==> flow/design.v <==
module DCT_Component (
    input clk,
    input reset,
    input [3:0] address,
    input signed [31:0] writedata,
    input write,
    input read,
    input chipselect,
    output reg signed [31:0] readdata
);
    parameter signed [31:0] c1 = 1420;
    parameter signed [31:0] c2 = 1338;
    parameter signed [31:0] c3 = 1204;
    parameter signed [31:0] c5 = 805;
    parameter signed [31:0] c6 = 554;
    parameter signed [31:0] c7 = 283;
    parameter s1 = 3;
    parameter s2 = 10;
    parameter s3 = 13; 
    reg signed [31:0] data1, data2, data3, data4, data5, data6, data7, data8;
    wire signed [31:0] result1, result2, result3, result4, result5, result6, result7, result8;
    wire signed [31:0] result1_, result2_, result3_, result4_, result5_, result6_, result7_, result8_;
    wire signed [31:0] x0, x1, x2, x3, x4, x5, x6, x7, x8;
    wire signed [31:0] x5_out, x8_out, x7_out;
    DCT_Stage1 stage1(
        .data1(data1), .data2(data2), .data3(data3), .data4(data4),
        .data5(data5), .data6(data6), .data7(data7), .data8(data8),
        .x0(x0), .x1(x1), .x2(x2), .x3(x3), .x5(x5), .x6(x6), .x7(x7), .x8(x8)
    );
    DCT_Stage2 stage2(
        .x8(x8), .x5(x5), .x7(x7), .x6(x6),
        .x4(x4), .x5_out(x5_out), .x8_out(x8_out), .x7_out(x7_out)
    );
    DCT_Stage3 stage3(
        .x4(x4), .x5_out(x5_out),
        .result1(result1), .result5(result5)
    );
    DCT_Stage3Col stage3col(
        .x4(x4), .x5_out(x5_out),
        .result1_(result1_), .result5_(result5_)
    );
    DCT_Stage4 stage4(
        .x0(x0), .x1(x1), .x2(x2), .x3(x3), .x8_out(x8_out), .x7_out(x7_out),
        .result3(result3), .result7(result7), .result8(result8), .result6(result6), .result4(result4), .result2(result2)
    );
    DCT_Stage4Col stage4col(
        .x0(x0), .x1(x1), .x2(x2), .x3(x3), .x8_out(x8_out), .x7_out(x7_out),
        .result3_(result3_), .result7_(result7_), .result8_(result8_), .result6_(result6_), .result4_(result4_), .result2_(result2_)
    );
    always @(posedge clk or posedge reset) begin
        if (reset) begin
            data1 <= 0;
            data2 <= 0;
            data3 <= 0;
            data4 <= 0;
            data5 <= 0;
            data6 <= 0;
            data7 <= 0;
            data8 <= 0;
            readdata <= 0;
        end else begin
            if (write && chipselect) begin
                case (address)
                    4'b0000: data1 <= writedata;
                    4'b0001: data2 <= writedata;
                    4'b0010: data3 <= writedata;
                    4'b0011: data4 <= writedata;
                    4'b0100: data5 <= writedata;
                    4'b0101: data6 <= writedata;
                    4'b0110: data7 <= writedata;
                    4'b0111: data8 <= writedata;
                endcase
            end
            if (read && chipselect) begin
                case (address)
                    4'b0000: readdata <= result1;
                    4'b0001: readdata <= result2;
                    4'b0010: readdata <= result3;
                    4'b0011: readdata <= result4;
                    4'b0100: readdata <= result5;
                    4'b0101: readdata <= result6;
                    4'b0110: readdata <= result7;
                    4'b0111: readdata <= result8;
                    4'b1000: readdata <= result1_;
                    4'b1001: readdata <= result2_;
                    4'b1010: readdata <= result3_;
                    4'b1011: readdata <= result4_;
                    4'b1100: readdata <= result5_;
                    4'b1101: readdata <= result6_;
                    4'b1110: readdata <= result7_;
                    4'b1111: readdata <= result8_;
                endcase
            end
        end
    end
defparam stage4.c1 = c1;
defparam stage4.c2 = c2;
defparam stage4.c3 = c3;
defparam stage4.c5 = c5;
defparam stage4.c6 = c6;
defparam stage4.c7 = c7;
defparam stage4.s1 = s1;
defparam stage4.s2 = s2;
defparam stage4.s3 = s3;
defparam stage4col.c1 = c1;
defparam stage4col.c2 = c2;
defparam stage4col.c3 = c3;
defparam stage4col.c5 = c5;
defparam stage4col.c6 = c6;
defparam stage4col.c7 = c7;
defparam stage4col.s1 = s1;
defparam stage4col.s2 = s2;
defparam stage4col.s3 = s3;
defparam stage3col.s1 = s1;
defparam stage3col.s2 = s2;
defparam stage3col.s3 = s3;
endmodule
module DCT_Stage1(
    input signed [31:0] data1, data2, data3, data4, data5, data6, data7, data8,
    output reg signed [31:0] x0, x1, x2, x3, x5, x6, x7, x8
);
    always @(*) begin
        x8 = data1 + data8;
        x0 = data1 - data8;
        x7 = data2 + data7;
        x1 = data2 - data7;
        x6 = data3 + data6;
        x2 = data3 - data6;
        x5 = data4 + data5;
        x3 = data4 - data5;
    end
endmodule
module DCT_Stage2(
    input signed [31:0] x8, x5, x7, x6,
    output reg signed [31:0] x4, x5_out, x8_out, x7_out
);
    always @(*) begin
        x4 = x8 + x5;
        x8_out = x8 - x5;
        x5_out = x7 + x6;
        x7_out = x7 - x6;
    end
endmodule
module DCT_Stage3(
    input signed [31:0] x4, x5_out,
    output reg signed [31:0] result1, result5
);
    always @(*) begin
        result1 = x4 + x5_out;
        result5 = x4 - x5_out;
    end
endmodule
module DCT_Stage3Col(
    input signed [31:0] x4, x5_out,
    output reg signed [31:0] result1_, result5_
);
    parameter s1 = 3;
    parameter s2 = 10;
    parameter s3 = 13; 
    always @(*) begin
        result1_ = (x4 + x5_out) >>> s1;
        result5_ = (x4 - x5_out) >>> s1;
    end
endmodule
module DCT_Stage4(
    input signed [31:0] x0, x1, x2, x3, x8_out, x7_out,
    output reg signed [31:0] result3, result7, result8, result6, result4, result2
);
    parameter signed [31:0] c1 = 1420;
    parameter signed [31:0] c2 = 1338;
    parameter signed [31:0] c3 = 1204;
    parameter signed [31:0] c5 = 805;
    parameter signed [31:0] c6 = 554;
    parameter signed [31:0] c7 = 283;
    parameter s1 = 3;
    parameter s2 = 10;
    parameter s3 = 13; 
    always @(*) begin
        result3 = (x8_out * c2 + x7_out * c6) >>> s2;
        result7 = (x8_out * c6 - x7_out * c2) >>> s2;
        result8 = (x0 * c7 - x1 * c5 + x2 * c3 - x3 * c1) >>> s2;
        result6 = (x0 * c5 - x1 * c1 + x2 * c7 + x3 * c3) >>> s2;
        result4 = (x0 * c3 - x1 * c7 - x2 * c1 - x3 * c5) >>> s2;
        result2 = (x0 * c1 + x1 * c3 + x2 * c5 + x3 * c7) >>> s2;
    end
endmodule
module DCT_Stage4Col(
    input signed [31:0] x0, x1, x2, x3, x8_out, x7_out,
    output reg signed [31:0] result3_, result7_, result8_, result6_, result4_, result2_
);
    parameter signed [31:0] c1 = 1420;
    parameter signed [31:0] c2 = 1338;
    parameter signed [31:0] c3 = 1204;
    parameter signed [31:0] c5 = 805;
    parameter signed [31:0] c6 = 554;
    parameter signed [31:0] c7 = 283;
    parameter s1 = 3;
    parameter s2 = 10;
    parameter s3 = 13; 
    always @(*) begin
        result3_ = (x8_out * c2 + x7_out * c6) >>> s3;
        result7_ = (x8_out * c6 - x7_out * c2) >>> s3;
        result8_ = (x0 * c7 - x1 * c5 + x2 * c3 - x3 * c1) >>> s3;
        result6_ = (x0 * c5 - x1 * c1 + x2 * c7 + x3 * c3) >>> s3;
        result4_ = (x0 * c3 - x1 * c7 - x2 * c1 - x3 * c5) >>> s3;
        result2_ = (x0 * c1 + x1 * c3 + x2 * c5 + x3 * c7) >>> s3;
    end
endmodule
module DCT_Custom_Instruction(clk,
                              reset,
                              dataa,
                              n,
                              clk_en,
                              start,
							                done,
                              result);
parameter c1 = 1420;
parameter c2 = 1338;
parameter c3 = 1204;
parameter c5 = 805;
parameter c6 = 554;
parameter c7 = 283;
parameter s1 = 3;
parameter s2 = 10;
parameter s3 = 13;   
  input clk;
  input reset;
  input signed [31:0] dataa;  
  input [4:0] n;
  input clk_en;
  input start;
  output done;
  output signed [31:0] result;
  wire [3:0] address;
  wire write;
  wire read;
  reg done_delay;
  assign write = (n<8);
  assign read = (n>7);
 assign address = (n == 1) ? 4'b0001 :
                   (n == 2) ? 4'b0010 :
                   (n == 3) ? 4'b0011 :
                   (n == 4) ? 4'b0100 :
                   (n == 5) ? 4'b0101 :
                   (n == 6) ? 4'b0110 :
                   (n == 7) ? 4'b0111 :
                   (n == 8) ? 4'b0000 :
                   (n == 9) ? 4'b0001 :
                   (n == 10) ? 4'b0010 :
                   (n == 11) ? 4'b0011 :
                   (n == 12) ? 4'b0100 :
                   (n == 13) ? 4'b0101 :
                   (n == 14) ? 4'b0110 :
                   (n == 15) ? 4'b0111 :
                   (n == 16) ? 4'b1000 :
                   (n == 17) ? 4'b1001 :
                   (n == 18) ? 4'b1010 :
                   (n == 19) ? 4'b1011 :
                   (n == 20) ? 4'b1100 :
                   (n == 21) ? 4'b1101 :
                   (n == 22) ? 4'b1110 :
                   (n == 23) ? 4'b1111 : 4'b0000;
  assign done = (n>7)? done_delay : start;
  always @ (posedge clk or posedge reset)
  begin
  if (reset)
		done_delay <= 0;
  else
		done_delay <= start & read;
  end
  DCT_Component wrapper_wiring(.clk(clk),
                               .reset(reset),
                               .address(address),
                               .writedata(dataa),
                               .write(write & start),
                               .read(read),
                               .chipselect(clk_en),
                               .readdata(result));
defparam wrapper_wiring.c1 = c1;
defparam wrapper_wiring.c2 = c2;
defparam wrapper_wiring.c3 = c3;
defparam wrapper_wiring.c5 = c5;
defparam wrapper_wiring.c6 = c6;
defparam wrapper_wiring.c7 = c7;
defparam wrapper_wiring.s1 = s1;
defparam wrapper_wiring.s2 = s2;
defparam wrapper_wiring.s3 = s3;
endmodule
# From RTL to reports: DCT_Custom_Instruction

The steps from the RTL of DCT_Custom_Instruction to its reports follow in flow order.
Line numbers count from 1 in the design file above.
Operators carry their Yosys type and port widths (W data, S select, Z words).
Cell names lack the library's common part.
Not given: --

Design top: DCT_Custom_Instruction
Clock input: clk
Cell library: sky130hd
Timing corner: tt_025C_1v80

# Elaborated design

Yosys after proc, flatten, opt, wreduce and memory -nomap, before mapping. Memory bits, and registers merged into a memory's read port (data or address), are not among the register bits. Print and check cells are not counted. Equal cells are merged and count once.

Bits in registers: 289
Bits of input ports: 41
Output and inout port bits: 33
Elaborated cells: 136

Add/sub/neg operators: 28
$mul: 20
Magnitude comparators: 2
Equality and inequality tests: 38
Muxes and demuxes: 25
Bitwise operators: 2
Reduce/logical cells: 11

Operator list:

| operator                 | count |
| $mul A32 B10 Y30 const B | 8 |
| $mul A32 B11 Y32 const B | 4 |
| $mul A32 B10 Y32 const B | 4 |
| $mul A32 B11 Y31 const B | 2 |
| $mul A32 B10 Y31 const B | 2 |
| $pmux W32 S16            | 1 |
| $add A32 B32 Y32         | 14 |
| $sub A32 B32 Y32         | 14 |
| $mux W4                  | 23 |
| $eq A5 B4 Y1 const B     | 8 |
| $eq A5 B5 Y1 const B     | 8 |
| $eq A4 B4 Y1 const B     | 8 |
| $eq A5 B3 Y1 const B     | 4 |
| $reduce_and A2 Y1        | 8 |
| $eq A4 B3 Y1 const B     | 4 |
| $eq A5 B2 Y1 const B     | 2 |
| $eq A4 B2 Y1 const B     | 2 |
| $eq A5 B1 Y1 const B     | 1 |
| $gt A5 B3 Y1 const B     | 1 |
| $lt A5 B4 Y1 const B     | 1 |
| $eq A4 B1 Y1 const B     | 1 |
| $logic_not A4 Y1         | 1 |
| $and A1 B1 Y1            | 2 |
| $logic_and A1 B1 Y1      | 2 |
| $mux W1                  | 1 |

# Logic depth

Depth = most cells in a row (Yosys ltp): at word level without a register or memory, in the mapped netlist without a sequential cell, where the memories' decode and read muxes count.

Word-level depth: 26
ABC_AREA: 0
Gate-level depth with buffers: 59
Gate-level depth less buffers: 58

# Netlist

The flow's flattened synthesis, as Yosys stat reports it; memories are mapped. The netlist is that of the ABC_AREA named above (0 if unset); the other value can give another one.
The area totals of this step are shown rounded.

Cell count: 12636
Chip area (Yosys): 117600 sq um
Area of sequential cells: 7232 sq um
Flip-flop cells: 289
Buffers: 190

Cells by type:

| type     | count | total area (sq um) |
| fa_1     | 1870  | 3.74E+04 |
| ha_1     | 2205  | 2.76E+04 |
| inv_1    | 3094  | 1.16E+04 |
| dfrtp_1  | 289   | 7.23E+03 |
| xnor2_1  | 703   | 6.16E+03 |
| a21oi_1  | 597   | 2.99E+03 |
| mux2_2   | 258   | 2.91E+03 |
| nor2_1   | 666   | 2.5E+03 |
| xor2_1   | 229   | 2.01E+03 |
| o21ai_0  | 346   | 1.73E+03 |
| nand2_1  | 330   | 1.24E+03 |
| a21o_1   | 157   | 1178.63 |
| o21bai_1 | 142   | 1.07E+03 |
| nor3_1   | 163   | 815.782 |
| nand2b_1 | 121   | 756.976 |
| nor2b_1  | 115   | 719.44 |
| nand3_1  | 135   | 675.648 |
| o21a_1   | 86    | 645.619 |

Not listed: further types 83, cells in them 1130.
By module: a second synthesis without flattening, with its own total; a netlist apart from the flattened one above.

Cell total of the unflattened synthesis: 22252
Area (unflattened synthesis): 210400 sq um

Each row is one instance without its submodules.

By module:

| module                 | instances | cells | area (sq um) | sequential area (sq um) |
| DCT_Stage4             | 1         | 8426  | 84100        | 0.0 |
| DCT_Stage4Col          | 1         | 8446  | 84060        | 0.0 |
| DCT_Component          | 1         | 1185  | 14310        | 7207 |
| DCT_Stage1             | 1         | 2045  | 13550        | 0.0 |
| DCT_Stage2             | 1         | 1046  | 6908         | 0.0 |
| DCT_Stage3             | 1         | 576   | 3907         | 0.0 |
| DCT_Stage3Col          | 1         | 516   | 3438         | 0.0 |
| DCT_Custom_Instruction | 1         | 12    | 101.3        | 25.0 |

# Path before layout

Source: OpenSTA report_checks on the synthesized netlist (no wires, ideal clock, input and output delay 20% of the period each), path of least setup slack; recovery checks are left aside. Register names are those of the netlist, which keeps one name where synthesis merged equal registers.

Path kind: register -> register
Start point: reg wrapper_wiring.data6[1]
End point: reg wrapper_wiring.readdata[29]
Period: 16.0 ns
Library setup time: 0.124 ns
Launch time at the first pin: 0.000 ns
Data arrival time: 13.082 ns
Setup slack: 2.793 ns
Delay of the path: 13.206 ns
Stages on the path: 55
Synthesis period reached: 13.207 ns

"delay of the path" = arrival - input delay + setup time.
"stages on the path" counts driving pins, that of a launching flip-flop among them; a cell with two outputs on the path counts twice.
"synthesis period reached" = period - worst setup slack (recovery checks aside). The figure is calculated, with input and output delays left at 20% of the set period.
Between the ends stands the longest chain of elaborated cells between them, by number of cells; it is not shown to be the way that was timed. Of several equally long chains one is given.
A line is the first line of the expression or statement that the cell stems from. Yosys adds cells for indexed reads and writes and turns some case tables into memories.
A register here has more assigning lines than the two given.

Cell sequence: dfrtp_1 inv_1 ha_1 nor2b_1 o31a_1 o311a_1 nor2_1 o21bai_1 a21oi_1 xnor2_1 ha_1 ha_1 inv_1 fa_1 inv_1 fa_1 inv_1 fa_1 [19 not listed] inv_1 fa_1 fa_1 xnor2_1 xnor2_1 xnor2_1 xnor2_1 xnor2_1 xnor3_1 xnor3_1 xnor3_1 xnor2_1 xor2_1 a221o_1 a211o_1 nor4_4 o211a_1 a21oi_1
Length of the longest elaborated chain: 5
Elaborated cells between the ends (all ways): 23
Those cells by class: 16 x add/sub; 6 x mul; 1 x mux

Ends and longest elaborated chain, post-synthesis:

| item               | RTL line | source |
| start: declaration | 20       | `reg signed [31:0] data1, data2, data3, data4, data5, data6, data7, data8;` |
| start: assignment  | 57       | `data6 <= 0;` |
| start: assignment  | 69       | `4'b0101: data6 <= writedata;` |
| $sub A32 B32 Y32   | 128      | `x2 = data3 - data6;` |
| $mul A32 B10 Y30   | 181      | `result8 = (x0 * c7 - x1 * c5 + x2 * c3 - x3 * c1) >>> s2;` |
| $add A32 B32 Y32   | 181      |  |
| $sub A32 B32 Y32   | 181      |  |
| $pmux W32 S16      | 75       | `case (address)` |
| end: assignment    | 76       | `4'b0000: readdata <= result1;` |
| end: assignment    | 77       | `4'b0001: readdata <= result2;` |
| end: declaration   | 9        | `output reg signed [31:0] readdata` |

# Timing after layout

Path of least setup slack in the final report of job 1 (OpenROAD, finished layout, wires in). Where an end is a register, its clock arrival counts in the times.

Path kind: register -> register
Start point: reg wrapper_wiring.data6[2]
End point: reg wrapper_wiring.readdata[23]
Period: 16.0 ns
Library setup time: 0.15 ns
Launch time at the first pin: 0.60 ns
Data arrival time: 14.98 ns
Setup slack: 1.51 ns
Stages on the path: 58

Between the ends stands the longest chain of elaborated cells between them, by number of cells; it is not shown to be the way that was timed. Of several equally long chains one is given.
A register here has more assigning lines than the two given.

Cell sequence: dfrtp_1 inv_1 ha_1 buf_6 nor2b_2 o31a_1 o31a_4 a21oi_4 nor2b_1 o21ai_1 a221o_2 clkinvlp_4 buf_6 ha_4 ha_4 inv_2 fa_1 inv_2 [22 not listed] fa_2 xnor2_2 xnor2_2 xnor2_2 xnor2_2 xnor2_4 xnor3_1 xnor3_1 xnor3_2 xnor2_4 buf_12 xor2_4 a221o_1 a211o_1 nor4_4 buf_6 nor3b_4 o31ai_2
Length of the longest elaborated chain: 5
Elaborated cells between the ends (all ways): 23
Those cells by class: 16 x add/sub; 6 x mul; 1 x mux

Ends and longest elaborated chain, post-layout:

| item               | RTL line | source |
| start: declaration | 20       | `reg signed [31:0] data1, data2, data3, data4, data5, data6, data7, data8;` |
| start: assignment  | 57       | `data6 <= 0;` |
| start: assignment  | 69       | `4'b0101: data6 <= writedata;` |
| $sub A32 B32 Y32   | 128      | `x2 = data3 - data6;` |
| $mul A32 B10 Y30   | 181      | `result8 = (x0 * c7 - x1 * c5 + x2 * c3 - x3 * c1) >>> s2;` |
| $add A32 B32 Y32   | 181      |  |
| $sub A32 B32 Y32   | 181      |  |
| $pmux W32 S16      | 75       | `case (address)` |
| end: assignment    | 76       | `4'b0000: readdata <= result1;` |
| end: assignment    | 77       | `4'b0001: readdata <= result2;` |
| end: declaration   | 9        | `output reg signed [31:0] readdata` |

Measured results for DCT_Custom_Instruction: 6 stored runs of the Yosys and OpenROAD flow on sky130hd. The settings differ; the order carries no meaning. The constraints put input and output delay at 20% of the set period each and load the outputs with 0.01 pF.
"time of the worst setup path": the worst setup path's part of the clock period (all of it between registers, 20% less for each end at a port) less its slack. A launch clock that arrives late makes it longer, a capture clock that arrives late makes it shorter.
The measured numbers are rounded.
Settings: . = not set for that run.
A result given as . is not shown for that run.

| item                                      | job 1                | job 2 | job 3                | job 4                | job 5 | job 6 |
| CAP_MARGIN                                | 25                   | 20    | 20                   | 20                   | 20    | 20    |
| CELL_PAD_IN_SITES_GLOBAL_PLACEMENT        | 3                    | 3     | .                    | .                    | .     | .     |
| CORE_ASPECT_RATIO                         | 1.11                 | 0.57  | .                    | .                    | 0.91  | .     |
| CORE_UTILIZATION                          | 40                   | 20    | 40                   | 62                   | 59    | 26    |
| CTS_CLUSTER_SIZE                          | 78                   | .     | .                    | 34                   | .     | 100   |
| GPL_TIMING_DRIVEN                         | 0                    | 0     | .                    | 1                    | .     | .     |
| MIN_ROUTING_LAYER                         | met2                 | met2  | .                    | .                    | met2  | .     |
| SETUP_SLACK_MARGIN                        | 1.43                 | .     | .                    | 0.81                 | -0.68 | .     |
| SLEW_MARGIN                               | 10                   | 0     | 20                   | 20                   | 0     | 20    |
| TNS_END_PERCENT                           | 5                    | .     | .                    | .                    | .     | .     |
| period_ns                                 | 16.0                 | 16.0  | 11.9                 | 9.75                 | 16.0  | 13.3  |
| CORE_MARGIN                               | 2                    | 10    | 2                    | 3                    | 2     | 3     |
| ABC_AREA                                  | .                    | 1     | .                    | .                    | .     | .     |
| CTS_CLUSTER_DIAMETER                      | .                    | 160   | .                    | .                    | 160   | 308   |
| GPL_ROUTABILITY_DRIVEN                    | .                    | 1     | .                    | .                    | 0     | .     |
| HOLD_SLACK_MARGIN                         | .                    | 0.18  | .                    | .                    | .     | .     |
| MAX_ROUTING_LAYER                         | .                    | .     | .                    | met5                 | .     | .     |
| PLACE_DENSITY_LB_ADDON                    | .                    | .     | .                    | 0.02                 | .     | .     |
| CELL_PAD_IN_SITES_DETAIL_PLACEMENT        | .                    | .     | .                    | .                    | .     | 2     |
| utilization of the finished layout        | 0.458                | .     | 0.506                | 0.806                | .     | .     |
| netlist area reported by Yosys (sq um)    | 117600               | .     | 117600               | 117600               | .     | .     |
| total negative setup slack (ns)           | 0.000                | .     | -26.87               | -103.3               | .     | .     |
| overall die area (sq um)                  | 298500               | .     | 298500               | 195000               | .     | .     |
| worst slack on setup checks (ns)          | 1.512                | .     | -1.587               | -4.055               | .     | .     |
| worst hold slack in the final report (ns) | 0.486                | .     | 0.471                | 0.484                | .     | .     |
| time of the worst setup path (ns)         | 14.49                | .     | 13.49                | 13.81                | .     | .     |
| critical path kind                        | register -> register | .     | register -> register | register -> register | .     | .     |

Job 2: no final report: routing broke off with GRT-0116
Job 5: no final report: routing broke off with GRT-0116
Job 6: no final report: routing broke off with GRT-0232
